==> flow/design.v <==
`timescale 1ns / 1ps
module rotr
    #(parameter BW = 64)
    (
        input [BW - 1:0] val,     
        input [5:0] n_1,          
        input [5:0] n_2,          
        output [BW - 1:0] out
    );
    assign out = ((val >> n_1) | (val << (BW - n_1))) ^ ((val >> n_2) | (val << (BW - n_2)));
endmodule
`timescale 1ns / 1ps
module round_counter (
    input clk,               
    input load,              
    input inc,               
    output reg [3:0] dout,   
    output reg done          
);
    always @(posedge clk) begin
        if (load) begin
            dout <= 0;        
            done <= 0;
        end
        else if (inc && !done) begin
            dout <= dout + 1;        
            if (dout == 4'd11)       
                done <= 1;
        end
    end
endmodule
`timescale 1ns / 1ps
module ascon_p_serial_multiround     
     #(parameter BW = 64) (
         input clk,
         input rstn,
         input en,                        
         input en_inc,                    
         input [2:0] slice_idx,           
         input [BW-1:0] slice_in,         
         output reg [BW-1:0] slice_out,   
         output done                      
     );
    reg [BW-1:0] state [0:4];
    wire [3:0] round;
    wire [BW*5 - 1:0] next_state_w;
    always @(posedge clk or negedge rstn) begin
        if (!rstn) begin
            state[0] <= 0; state[1] <= 0; state[2] <= 0;
            state[3] <= 0; state[4] <= 0;
        end else if (en) begin
            state[slice_idx] <= slice_in;
        end 
        else if (en_inc && !done) begin
            {state[0], state[1], state[2], state[3], state[4]} <= next_state_w;
        end
    end
    wire [BW-1:0] s_rc0, s_rc1, s_rc2, s_rc3, s_rc4;
    wire [BW-1:0] s_p1_0, s_p1_1, s_p1_2, s_p1_3, s_p1_4;
    wire [BW-1:0] t0, t1, t2, t3, t4;
    wire [BW-1:0] s_p2_0, s_p2_1, s_p2_2, s_p2_3, s_p2_4;
    wire [BW-1:0] s_sub_0, s_sub_1, s_sub_2, s_sub_3, s_sub_4;
    wire [BW-1:0] s_q0, s_q1, s_q2, s_q3, s_q4;
    wire [BW-1:0] s_ld_0, s_ld_1, s_ld_2, s_ld_3, s_ld_4;
    assign s_rc0 = state[0];
    assign s_rc1 = state[1];
    assign s_rc2 = state[2] ^ {{56'd0}, (8'd240 - 8'd15 * round)};  
    assign s_rc3 = state[3];
    assign s_rc4 = state[4];
    assign s_p1_0 = s_rc0 ^ s_rc4;
    assign s_p1_4 = s_rc4 ^ s_rc3;
    assign s_p1_2 = s_rc2 ^ s_rc1;
    assign s_p1_1 = s_rc1;
    assign s_p1_3 = s_rc3;
    assign t0 = (~s_p1_0) & s_p1_1;
    assign t1 = (~s_p1_1) & s_p1_2;
    assign t2 = (~s_p1_2) & s_p1_3;
    assign t3 = (~s_p1_3) & s_p1_4;
    assign t4 = (~s_p1_4) & s_p1_0;
    assign s_p2_0 = s_p1_0 ^ t1;
    assign s_p2_1 = s_p1_1 ^ t2;
    assign s_p2_2 = s_p1_2 ^ t3;
    assign s_p2_3 = s_p1_3 ^ t4;
    assign s_p2_4 = s_p1_4 ^ t0;
    assign s_sub_1 = s_p2_1 ^ s_p2_0;
    assign s_sub_0 = s_p2_0 ^ s_p2_4;
    assign s_sub_3 = s_p2_3 ^ s_p2_2;
    assign s_sub_2 = s_p2_2 ^ {BW{1'b1}};
    assign s_sub_4 = s_p2_4;
    assign s_ld_0 = s_sub_0 ^ s_q0;
    assign s_ld_1 = s_sub_1 ^ s_q1;
    assign s_ld_2 = s_sub_2 ^ s_q2;
    assign s_ld_3 = s_sub_3 ^ s_q3;
    assign s_ld_4 = s_sub_4 ^ s_q4;
    assign next_state_w = {s_ld_0, s_ld_1, s_ld_2, s_ld_3, s_ld_4};
    reg [BW-1:0] tmp_out;
    always @(*) begin
        case (slice_idx)
            3'd0: tmp_out = state[0];
            3'd1: tmp_out = state[1];
            3'd2: tmp_out = state[2];
            3'd3: tmp_out = state[3];
            3'd4: tmp_out = state[4];
            default: tmp_out = 0;
        endcase
    end
    always @(posedge clk or negedge rstn) begin
        if (!rstn)
            slice_out <= 'd0;
        else 
            slice_out <= tmp_out;
    end
    round_counter round_ctr (
        .clk(clk),
        .load(!rstn || en),    
        .inc(en_inc),
        .dout(round),
        .done(done)
    );
    rotr ROT0(.val(s_sub_0), .n_1(19), .n_2(28), .out(s_q0));
    rotr ROT1(.val(s_sub_1), .n_1(61), .n_2(39), .out(s_q1));
    rotr ROT2(.val(s_sub_2), .n_1(1),  .n_2(6),  .out(s_q2));
    rotr ROT3(.val(s_sub_3), .n_1(10), .n_2(17), .out(s_q3));
    rotr ROT4(.val(s_sub_4), .n_1(7),  .n_2(41), .out(s_q4));
endmodule
# [Reports on ascon_p_serial_multiround]
# Tool output for the design above, in the order of the flow.
# Line numbers count from 1 in the design file above.
# Operators carry their Yosys type and port widths (W data, S select, Z words).
# Library cell names are shortened.
# The mark n/a stands for no value.
[design] top="ascon_p_serial_multiround" clock_port="clk" lib="sky130hd" pvt_corner="tt_025C_1v80"

# [Elaborated design]
# Source: Yosys, flattened and elaborated. Widths are those after wreduce. Registers that Yosys merges into a memory's read port (data or address) are not register bits. Print and check cells do not count. Equal cells are merged and count once.
[bits] reg_bits=389 output_inout_bits=65 wordCells=92
[op_classes] add_sub_neg=2 multipliers=1 equal=10 muxes=16 logic=43 reduce_and_logical=12
[op_table] cell="$xor A64 B64 Y64" n=21
[op_table] cell="$mux W64" n=15
[op_table] cell="$not A64 Y64" n=6
[op_table] cell="$and A64 B64 Y64" n=5
[op_table] cell="$pmux W64 S5" n=1
[op_table] cell="$or A23 B64 Y64" n=1
[op_table] cell="$or A25 B64 Y64" n=1
[op_table] cell="$or A3 B64 Y64" n=1
[op_table] cell="$or A36 B64 Y64" n=1
[op_table] cell="$or A45 B64 Y64" n=1
[op_table] cell="$or A47 B64 Y64" n=1
[op_table] cell="$or A54 B64 Y64" n=1
[op_table] cell="$or A57 B64 Y64" n=1
[op_table] cell="$or A58 B64 Y64" n=1
[op_table] cell="$or A63 B64 Y64" n=1
[op_table] cell="$xor A64 B8 Y64" n=1
[op_table] cell="$mul A4 B4 Y8 const A" n=1
[op_table] cell="$reduce_and A2 Y1" n=6
[op_table] cell="$ne A2 B1 Y1 const B" n=5
[op_table] cell="$sub A8 B8 Y8 const A" n=1
[op_table] cell="$eq A3 B2 Y1 const B" n=2
[op_table] cell="$add A4 B1 Y4 const B" n=1
[op_table] cell="$eq A4 B4 Y1 const B" n=1
[op_table] cell="$eq A3 B1 Y1 const B" n=1
[op_table] cell="$eq A3 B3 Y1 const B" n=1
[op_table] cell="$logic_not A3 Y1" n=1
[op_table] cell="$logic_not A1 Y1" n=2
[op_table] cell="$reduce_bool A2 Y1" n=1
# Other operator kinds: 2; their cells: 2.

# [Logic depth]
# Longest topological path by Yosys (ltp), each cell counted once; first at word level (registers and memories cut), then after technology mapping (sequential cells cut; the memories' decode and read muxes count).
[logic_depth] depth_word=13 ABC_AREA=0 ltp_mapped=18

# [Netlist]
# Yosys stat after the flow's synthesis: flattened, memories mapped to cells. It holds for the ABC_AREA given above (unset counts as 0); a run with the other value may have another netlist.
[mapped] mapped_cells=3699 mapped_area_mm2=0.0326275 ff_cells=389 buffers=173
[by_type] cell_type="dfrtp_1" n=384 type_area_um2=9.61E+03
[by_type] cell_type="xnor2_1" n=856 type_area_um2=7497.19
[by_type] cell_type="xor2_1" n=301 type_area_um2=2.64E+03
[by_type] cell_type="ha_1" n=144 type_area_um2=1.8E+03
[by_type] cell_type="o21ai_0" n=293 type_area_um2=1.47E+03
[by_type] cell_type="nand2_1" n=378 type_area_um2=1.42E+03
[by_type] cell_type="o211ai_1" n=164 type_area_um2=1.23E+03
[by_type] cell_type="mux2i_1" n=103 type_area_um2=1.03E+03
[by_type] cell_type="o21a_1" n=128 type_area_um2=960.922
[by_type] cell_type="a21oi_1" n=134 type_area_um2=670.643
[by_type] cell_type="nor2_1" n=176 type_area_um2=660.634
[by_type] cell_type="inv_1" n=157 type_area_um2=589.315
[by_type] cell_type="nand2b_1" n=84 type_area_um2=525.504
[by_type] cell_type="a22oi_1" n=63 type_area_um2=472.954
[by_type] cell_type="clkbuf_1" n=121 type_area_um2=454.186
[by_type] cell_type="o22ai_1" n=64 type_area_um2=400.384
[by_type] cell_type="a31oi_1" n=24 type_area_um2=150.144
[by_type] cell_type="buf_2" n=27 type_area_um2=135.13
# Not listed: further types 27, cells in them 98.
# By module: a second synthesis without flattening, with its own total; a netlist apart from the flattened one above.
[unflattened] cells_unflattened=14934 hier_area_mm2=0.1278251
# Each row is one instance without its submodules.
[modules] mod="rotr" n_inst=5 cells=2371 area_mm2=0.0198065 seq_area_mm2=0
[modules] mod="ascon_p_serial_multiround" n_inst=1 cells=3058 area_mm2=0.0285762 seq_area_mm2=0.0096092
[modules] mod="round_counter" n_inst=1 cells=21 area_mm2=0.0002165 seq_area_mm2=0.0001001

# [Path before layout]
# OpenSTA on the mapped netlist: ideal clock, no wires. The path of least setup slack (recovery checks aside). Input and output delay are each 20% of the period. Register names are those of the netlist, which keeps one name where synthesis merged equal registers.
[synth_path] path_kind="reg-to-reg" startpoint="reg round_ctr.dout[2]" endpoint="reg state[3][53]" period_ns=4.2 t_first_pin_ns=0.000 t_arrival_ns=4.034 required_time_ns=4.067 slack_ns=0.033 delay_ns=4.167 path_stages=18 path_buffers=0 synth_period_reached_ns=4.167
# "delay_ns" is the arrival time less input delay plus setup time.
# "path_stages": output pins that drive a net of the path, with the launching flip-flop's if there is one; two outputs of one cell count as two.
# "synth_period_reached_ns" = period - worst setup slack (recovery checks aside). The figure is calculated, with input and output delays left at 20% of the set period.
# The rows between start and end are the longest chain of elaborated cells between them; the timing report does not say that the signal goes this way. Where chains are equally long, one stands for them.
# Each line given opens the expression or statement behind the cell; cells for indexed reads and writes are added by Yosys, which also makes memories of some case tables.
[synth_between] path_cell_list="dfxtp_1 inv_1 fa_1 fa_1 inv_1 ha_1 inv_1 ha_1 a21o_1 a21oi_1 xnor2_1 ha_1 xnor2_1 xnor2_1 xor2_1 xnor2_1 o21ai_0 o21ai_0" elab_chain_len=11
[synth_lines] element="start: declaration" line=17 text="output reg [3:0] dout,"
[synth_lines] element="start: assignment" line=22 text="dout <= 0;"
[synth_lines] element="start: assignment" line=26 text="dout <= dout + 1;"
[synth_lines] element="$mul A4 B4 Y8" line=67 text="assign s_rc2 = state[2] ^ {{56'd0}, (8'd240 - 8'd15 * round)};"
[synth_lines] element="$sub A8 B8 Y8" line=67
[synth_lines] element="$xor A64 B8 Y64" line=67
[synth_lines] element="$xor A64 B64 Y64" line=72 text="assign s_p1_2 = s_rc2 ^ s_rc1;"
[synth_lines] element="$xor A64 B64 Y64" line=82 text="assign s_p2_2 = s_p1_2 ^ t3;"
[synth_lines] element="$xor A64 B64 Y64" line=87 text="assign s_sub_3 = s_p2_3 ^ s_p2_2;"
[synth_lines] element="$or A47 B64 Y64" line=10 text="assign out = ((val >> n_1) | (val << (BW - n_1))) ^ ((val >> n_2) | (val << (BW - n_2)));"
[synth_lines] element="$xor A64 B64 Y64" line=10
[synth_lines] element="$xor A64 B64 Y64" line=93 text="assign s_ld_3 = s_sub_3 ^ s_q3;"
[synth_lines] element="$mux W64" line=54 text="else if (en_inc && !done) begin"
[synth_lines] element="$mux W64" line=51 text="end else if (en) begin"
[synth_lines] element="end: assignment" line=50 text="state[3] <= 0; state[4] <= 0;"
[synth_lines] element="end: assignment" line=52 text="state[slice_idx] <= slice_in;"
[synth_lines] element="end: declaration" line=44 text="reg [BW-1:0] state [0:4];"

# [Path in the finished layout]
# From the final timing report of run B: the path of least setup slack in the routed layout; clock arrival at registers is part of the times.
[layout_path] path_kind="reg-to-reg" startpoint="reg round_ctr.dout[2]" endpoint="reg state[3][6]" period_ns=4.09 t_first_pin_ns=0.61 t_arrival_ns=4.37 required_time_ns=4.63 slack_ns=0.26 path_stages=19 path_buffers=1
# The rows between start and end are the longest chain of elaborated cells between them; the timing report does not say that the signal goes this way. Where chains are equally long, one stands for them.
[layout_between] path_cell_list="dfxtp_4 inv_4 fa_2 fa_1 inv_2 ha_4 inv_2 ha_4 a21o_1 a21oi_2 xnor2_2 buf_4 ha_4 xnor2_4 xnor2_4 xor2_1 xnor2_1 o21ai_1 o21ai_1" elab_chain_len=9
[layout_lines] element="start: declaration" line=17 text="output reg [3:0] dout,"
[layout_lines] element="start: assignment" line=22 text="dout <= 0;"
[layout_lines] element="start: assignment" line=26 text="dout <= dout + 1;"
[layout_lines] element="$mul A4 B4 Y8" line=67 text="assign s_rc2 = state[2] ^ {{56'd0}, (8'd240 - 8'd15 * round)};"
[layout_lines] element="$sub A8 B8 Y8" line=67
[layout_lines] element="$xor A64 B8 Y64" line=67
[layout_lines] element="$xor A64 B64 Y64" line=72 text="assign s_p1_2 = s_rc2 ^ s_rc1;"
[layout_lines] element="$xor A64 B64 Y64" line=82 text="assign s_p2_2 = s_p1_2 ^ t3;"
[layout_lines] element="$xor A64 B64 Y64" line=87 text="assign s_sub_3 = s_p2_3 ^ s_p2_2;"
[layout_lines] element="$xor A64 B64 Y64" line=93 text="assign s_ld_3 = s_sub_3 ^ s_q3;"
[layout_lines] element="$mux W64" line=54 text="else if (en_inc && !done) begin"
[layout_lines] element="$mux W64" line=51 text="end else if (en) begin"
[layout_lines] element="end: assignment" line=50 text="state[3] <= 0; state[4] <= 0;"
[layout_lines] element="end: assignment" line=52 text="state[slice_idx] <= slice_in;"
[layout_lines] element="end: declaration" line=44 text="reg [BW-1:0] state [0:4];"

Settings and measured results of 3 stored flow runs for module ascon_p_serial_multiround (sky130hd), not sorted in any way. The constraints put input and output delay at 20% of the set period each and load the outputs with 0.01 pF.
"worst_setup_path_time_ns" means the part of the period allowed to the worst setup path (the constraints hold back 20% at inputs and 20% at outputs) less its slack; where the path has registers, the arrival times of their clocks count too.

[flow] run A: files
==> flow/run.sh <==
#!/bin/bash
# the make line also repeats the synthesis and layout settings of config.mk as NAME=value (left out here)
make -C /OpenROAD-flow-scripts/flow DESIGN_CONFIG=/design/flow/config.mk WORK_HOME=/design/flow/orfs CLKGATE_MAP_FILE= finish
==> flow/config.mk <==
export PLATFORM = sky130hd
export DESIGN_NAME = ascon_p_serial_multiround
export DESIGN_NICKNAME = ascon_p_serial_multiround
export VERILOG_FILES = /design/flow/design.v
export SDC_FILE = /design/flow/constraint.sdc
export NUM_CORES = 4
export LEC_CHECK = 0
export ABC_AREA = 1
export CAP_MARGIN = 20
export CELL_PAD_IN_SITES_DETAIL_PLACEMENT = 2
export CORE_MARGIN = 7
export CORE_UTILIZATION = 68
export CTS_CLUSTER_DIAMETER = 205
export CTS_CLUSTER_SIZE = 61
export GPL_ROUTABILITY_DRIVEN = 0
export HOLD_SLACK_MARGIN = 0.18
export MAX_ROUTING_LAYER = met4
export PLACE_DENSITY_LB_ADDON = 0.23
export SLEW_MARGIN = 15
==> flow/constraint.sdc <==
create_clock -name core_clock -period 4.2 [get_ports {clk}]
set_input_delay 0.8400 -clock core_clock [delete_from_list [all_inputs] [get_ports {clk}]]
set_output_delay 0.8400 -clock core_clock [all_outputs]
set_load 0.01 [all_outputs]

[flow] run A: did not finish, placement stopped with a tool error

[flow] run B: files
==> flow/run.sh <==
#!/bin/bash
# the make line also repeats the synthesis and layout settings of config.mk as NAME=value (left out here)
make -C /OpenROAD-flow-scripts/flow DESIGN_CONFIG=/design/flow/config.mk WORK_HOME=/design/flow/orfs CLKGATE_MAP_FILE= finish
==> flow/config.mk <==
export PLATFORM = sky130hd
export DESIGN_NAME = ascon_p_serial_multiround
export DESIGN_NICKNAME = ascon_p_serial_multiround
export VERILOG_FILES = /design/flow/design.v
export SDC_FILE = /design/flow/constraint.sdc
export NUM_CORES = 4
export LEC_CHECK = 0
export CAP_MARGIN = 20
export CORE_MARGIN = 2
export CORE_UTILIZATION = 40
export SETUP_SLACK_MARGIN = 0.78
export SLEW_MARGIN = 20
==> flow/constraint.sdc <==
create_clock -name core_clock -period 4.09 [get_ports {clk}]
set_input_delay 0.8180 -clock core_clock [delete_from_list [all_inputs] [get_ports {clk}]]
set_output_delay 0.8180 -clock core_clock [all_outputs]
set_load 0.01 [all_outputs]

[flow] run B: metrics
[metrics] synth_area_mm2 = 0.0326275
[metrics] final_die_area_mm2 = 0.0838682
[metrics] finalCellArea_mm2 = 0.0389486
[metrics] post_route_util_pct = 48.3
[metrics] fin_ws_ns = 0.259
[metrics] tns_ns = 0.000
[metrics] worst_setup_path_time_ns = 3.83
[metrics] worst_path_kind = reg-to-reg

[flow] run C: files
==> flow/run.sh <==
#!/bin/bash
# the make line also repeats the synthesis and layout settings of config.mk as NAME=value (left out here)
make -C /OpenROAD-flow-scripts/flow DESIGN_CONFIG=/design/flow/config.mk WORK_HOME=/design/flow/orfs CLKGATE_MAP_FILE= finish
==> flow/config.mk <==
export PLATFORM = sky130hd
export DESIGN_NAME = ascon_p_serial_multiround
export DESIGN_NICKNAME = ascon_p_serial_multiround
export VERILOG_FILES = /design/flow/design.v
export SDC_FILE = /design/flow/constraint.sdc
export NUM_CORES = 4
export LEC_CHECK = 0
export ABC_AREA = 1
export CAP_MARGIN = 20
export CELL_PAD_IN_SITES_DETAIL_PLACEMENT = 2
export CORE_MARGIN = 2
export CORE_UTILIZATION = 68
export CTS_CLUSTER_SIZE = 61
export SLEW_MARGIN = 15
==> flow/constraint.sdc <==
create_clock -name core_clock -period 4.2 [get_ports {clk}]
set_input_delay 0.8400 -clock core_clock [delete_from_list [all_inputs] [get_ports {clk}]]
set_output_delay 0.8400 -clock core_clock [all_outputs]
set_load 0.01 [all_outputs]

[flow] run C: did not finish, placement stopped with DPL-0033
